==> flow/design.v <==
module router (
    input logic clk,
    input logic rst_n,
    input logic [3:0]  req_i,       
    input logic [31:0] data_n_i,
    input logic [31:0] data_s_i,
    input logic [31:0] data_e_i,
    input logic [31:0] data_w_i,
    input logic        yumi_i,     
    output logic [31:0] data_o,
    output logic        valid_o,
    output logic        busy_o
);
    logic [31:0] buffer [0:63];      
    logic [5:0]  write_ptr, read_ptr; 
    logic [6:0]  count;              
    logic write_en;
    logic read_en;
    assign write_en = (|req_i) && (count < 64);
    assign read_en  = (count > 0) && yumi_i;
    always_ff @(posedge clk or negedge rst_n) begin
        if (!rst_n) begin
            write_ptr <= 0;
            read_ptr  <= 0;
            count     <= 0;
            busy_o    <= 0;
            valid_o   <= 0;
            data_o    <= 0;
        end else begin
            if (write_en) begin
                if (req_i[0])      buffer[write_ptr] <= data_n_i;
                else if (req_i[1]) buffer[write_ptr] <= data_s_i;
                else if (req_i[2]) buffer[write_ptr] <= data_e_i;
                else if (req_i[3]) buffer[write_ptr] <= data_w_i;
                write_ptr <= write_ptr + 1;
            end
            if (read_en) begin
                data_o    <= buffer[read_ptr];
                valid_o   <= 1;
                read_ptr  <= read_ptr + 1;
            end else begin
                valid_o <= 0;
            end
            if (write_en && !read_en) begin
                count <= count + 1;           
            end 
            else if (!write_en && read_en) begin
                count <= count - 1;           
            end
            if (count >= 60) busy_o <= 1; 
            else             busy_o <= 0;
        end
    end
endmodule
-- Step by step through the tools: router
What the tools print for router, step after step.
Line numbers count from 1 in the design file above.
Cell names lack the library's common part.
The mark - stands for no value.
- top module: router
- clock port: clk
- standard-cell library: sky130hd
- timing corner: tt_025C_1v80

-- After elaboration
Counts by Yosys on the flattened word-level netlist (proc, flatten, opt, wreduce). Print and check cells are left out.
- elaborated cells at 795
- register bits: 2101
- output and inout port bits: 34
- magnitude comparators at 3
- noted equal/unequal tests: 126
- muxes and demuxes: 517
- add/subtract/negate cells: 4
- reductions and logical operators at 75
- operator list (operator ; number):
    32-bit two-way mux ; 512
    32-bit case mux with 64-bit select ; 1
    6-bit == test with constant B ; 64
    4-bit AND reduction ; 64
    6-bit by 5-bit == test with 1-bit output with constant B ; 32
    6-bit by 4-bit == test with 1-bit output with constant B ; 16
    6-bit by 3-bit == test with 1-bit output with constant B ; 8
    6-bit by 2-bit == test with 1-bit output with constant B ; 4
    7-bit two-way mux ; 2
    6-bit by 1-bit adder with 6-bit output with constant B ; 2
    6-bit by 1-bit == test with 1-bit output with constant B ; 2
    6-bit logical NOT ; 2
    7-bit by 1-bit adder with 7-bit output with constant B ; 1
    7-bit by 1-bit subtractor with 7-bit output with constant B ; 1
    7-bit by 1-bit greater-than comparator with 1-bit output with constant B ; 1
    7-bit by 6-bit >= comparator with 1-bit output with constant B ; 1
    7-bit less-than comparator with constant B ; 1
    1-bit logical AND ; 4
    4-bit nonzero test ; 1
    4-bit OR reduction ; 1
    1-bit logical NOT ; 2
    2-bit nonzero test ; 1
    1-bit two-way mux ; 2

-- Longest topological paths
Depth = most cells in a row (Yosys ltp): at word level without a register or memory, in the mapped netlist without a sequential cell, where the memories' decode and read muxes count.
- noted depth in word-level cells: 6
- ABC_AREA at 0
- depth in mapped cells at 14

-- Netlist
The flow's flattened synthesis, as Yosys stat reports it; memories are mapped. The netlist is that of the ABC_AREA named above (0 if unset); the other value can give another one.
- cells by type (cell type ; number):
    edfxtp_1 ; 2048
    a22oi_1 ; 802
    dfrtp_1 ; 53
    nand4_1 ; 167
    clkbuf_1 ; 209
    mux2i_1 ; 78
    nand2_1 ; 191
    nor2_1 ; 164
    a21oi_1 ; 95
    a22o_1 ; 47
    and3_1 ; 57
    and2_1 ; 48
    a222oi_1 ; 29
    o21ai_0 ; 58
    buf_2 ; 53
    nor4_1 ; 33
    ha_1 ; 15
    nand3_1 ; 35
Other cell types: 42; their cells: 299.
- noted buffer cells: 298
- noted cells in the netlist: 4481
- noted flip-flops: 2101
- sequential part of the area: 0.0628253 mm2
- synthesis area: 0.0778697 mm2

-- Timing after synthesis
Source: OpenSTA report_checks on the synthesized netlist (no wires, ideal clock, input and output delay 20% of the period each), path of least setup slack; recovery checks are left aside. Register names are those of the netlist, which keeps one name where synthesis merged equal registers.
- kind: input -> register
- start: in req_i[2]
- end: reg buffer[0][3]
- delay of the path at 4.203 ns
- stages: 6
- noted arrival time: 4.501 ns
- noted data required time: 4.298 ns
- noted buffers on the path: 2
- period: 5.0 ns
- noted external input delay: 1.000 ns
- library setup time: 0.702 ns
- slack: -0.203 ns
- noted synthesis period reached: 5.203 ns
"delay of the path" is the arrival time less input delay plus setup time.
"stages": output pins that drive a net of the path, with the launching flip-flop's if there is one; two outputs of one cell count as two.
"synthesis period reached" = period - worst setup slack (recovery checks aside). The figure is calculated, with input and output delays left at 20% of the set period.
The rows between start and end are the longest chain of elaborated cells between them; the timing report does not say that the signal goes this way. Where chains are equally long, one stands for them.
Each line given opens the expression or statement behind the cell; cells for indexed reads and writes are added by Yosys, which also makes memories of some case tables.
At most two assigning lines are given for a register; there are more.
The path ends at the data pin of a flip-flop with enable; ways to the enable are not counted.
- path through: clkbuf_1 > buf_1 > mux2i_1 > nor2_1 > a21oi_1 > o21ai_0
- noted cells in the longest elaborated chain: 3
- ends and longest elaborated chain, post-synthesis (what ; RTL line ; text):
    start, declared ; 4 ; input logic [3:0]  req_i,
    32-bit two-way mux ; 33 ; else if (req_i[2]) buffer[write_ptr] <= data_e_i;
    32-bit two-way mux ; 32 ; else if (req_i[1]) buffer[write_ptr] <= data_s_i;
    32-bit two-way mux ; 31 ; if (req_i[0])      buffer[write_ptr] <= data_n_i;
    end, assigned ; 31 ;
    end, assigned ; 32 ;
    end, declared ; 14 ; logic [31:0] buffer [0:63];

-- Worst path after layout
From the final timing report of entry B: the path of least setup slack in the routed layout; clock arrival at registers is part of the times.
- kind: register -> register
- start: reg read_ptr[3]
- end: reg data_o[2]
- noted arrival time: 3.95 ns
- slack: -0.48 ns
- noted buffers on the path: 4
- library setup time: 0.12 ns
- stages: 12
- noted data required time: 3.46 ns
- period: 2.72 ns
The rows between start and end are the longest chain of elaborated cells between them; the timing report does not say that the signal goes this way. Where chains are equally long, one stands for them.
- path through: dfrtp_4 > buf_6 > and3b_2 > buf_4 > and2_4 > buf_6 > a22oi_2 > nand4_1 > or4_4 > nor4_4 > buf_4 > o221ai_2
- noted cells in the longest elaborated chain: 2
- ends and longest elaborated chain, after layout (what ; RTL line ; text):
    start, declared ; 15 ; logic [5:0]  write_ptr, read_ptr;
    start, assigned ; 24 ; read_ptr  <= 0;
    start, assigned ; 40 ; read_ptr  <= read_ptr + 1;
    6-bit == test ; 38 ; data_o    <= buffer[read_ptr];
    32-bit case mux with 64-bit select ; 38 ;
    end, assigned ; 28 ; data_o    <= 0;
    end, assigned ; 38 ;
    end, declared ; 10 ; output logic [31:0] data_o,

## Implementation results

router through Yosys and OpenROAD on sky130hd: 2 stored runs, unordered, with their settings and measured results. The constraints put input and output delay at 20% of the set period each and load the outputs with 0.01 pF.
"time on the worst setup path" means the part of the period allowed to the worst setup path (the constraints hold back 20% at inputs and 20% at outputs) less its slack; where the path has registers, the arrival times of their clocks count too.
"power consumption": no workload was simulated; the value follows from the tool's default switching activity.

Entry A

==> flow/run.sh <==
#!/bin/bash
# the make line also repeats the synthesis and layout settings of config.mk as NAME=value (left out here)
make -C /OpenROAD-flow-scripts/flow DESIGN_CONFIG=/design/flow/config.mk WORK_HOME=/design/flow/orfs CLKGATE_MAP_FILE= finish
==> flow/config.mk <==
export PLATFORM = sky130hd
export DESIGN_NAME = router
export DESIGN_NICKNAME = router
export VERILOG_FILES = /design/flow/design.v
export SDC_FILE = /design/flow/constraint.sdc
export NUM_CORES = 4
export LEC_CHECK = 0
export ABC_AREA = 0
export CAP_MARGIN = 5
export CELL_PAD_IN_SITES_GLOBAL_PLACEMENT = 0
export CORE_ASPECT_RATIO = 1.53
export CORE_MARGIN = 8
export CORE_UTILIZATION = 65
export CTS_CLUSTER_DIAMETER = 380
export CTS_CLUSTER_SIZE = 40
export GPL_ROUTABILITY_DRIVEN = 0
export GPL_TIMING_DRIVEN = 0
export MIN_ROUTING_LAYER = met2
export SLEW_MARGIN = 10
export TNS_END_PERCENT = 60
==> flow/constraint.sdc <==
create_clock -name core_clock -period 2.85 [get_ports {clk}]
set_input_delay 0.5700 -clock core_clock [delete_from_list [all_inputs] [get_ports {clk}]]
set_output_delay 0.5700 -clock core_clock [all_outputs]
set_load 0.01 [all_outputs]

Entry A: no final report: routing broke off with GRT-0232.

Entry B

==> flow/run.sh <==
#!/bin/bash
# the make line also repeats the synthesis and layout settings of config.mk as NAME=value (left out here)
make -C /OpenROAD-flow-scripts/flow DESIGN_CONFIG=/design/flow/config.mk WORK_HOME=/design/flow/orfs CLKGATE_MAP_FILE= finish
==> flow/config.mk <==
export PLATFORM = sky130hd
export DESIGN_NAME = router
export DESIGN_NICKNAME = router
export VERILOG_FILES = /design/flow/design.v
export SDC_FILE = /design/flow/constraint.sdc
export NUM_CORES = 4
export LEC_CHECK = 0
export CAP_MARGIN = 20
export CELL_PAD_IN_SITES_DETAIL_PLACEMENT = 1
export CELL_PAD_IN_SITES_GLOBAL_PLACEMENT = 1
export CORE_ASPECT_RATIO = 0.71
export CORE_MARGIN = 2
export CORE_UTILIZATION = 40
export CTS_CLUSTER_DIAMETER = 380
export GPL_TIMING_DRIVEN = 1
export HOLD_SLACK_MARGIN = 0.05
export MAX_ROUTING_LAYER = met5
export PLACE_DENSITY_LB_ADDON = 0.03
export SLEW_MARGIN = 20
export TNS_END_PERCENT = 80
==> flow/constraint.sdc <==
create_clock -name core_clock -period 2.72 [get_ports {clk}]
set_input_delay 0.5440 -clock core_clock [delete_from_list [all_inputs] [get_ports {clk}]]
set_output_delay 0.5440 -clock core_clock [all_outputs]
set_load 0.01 [all_outputs]

Measured in entry B:
- chip area after synthesis (Yosys) at 0.0778697 mm2
- noted the overall die area: 0.19827 mm2
- noted the std-cell area (final layout): 0.101811 mm2
- noted the setup slack of the critical path: -0.482 ns
- power consumption at 89.946 mW
- time on the worst setup path: 3.20 ns
- critical path kind: register -> register
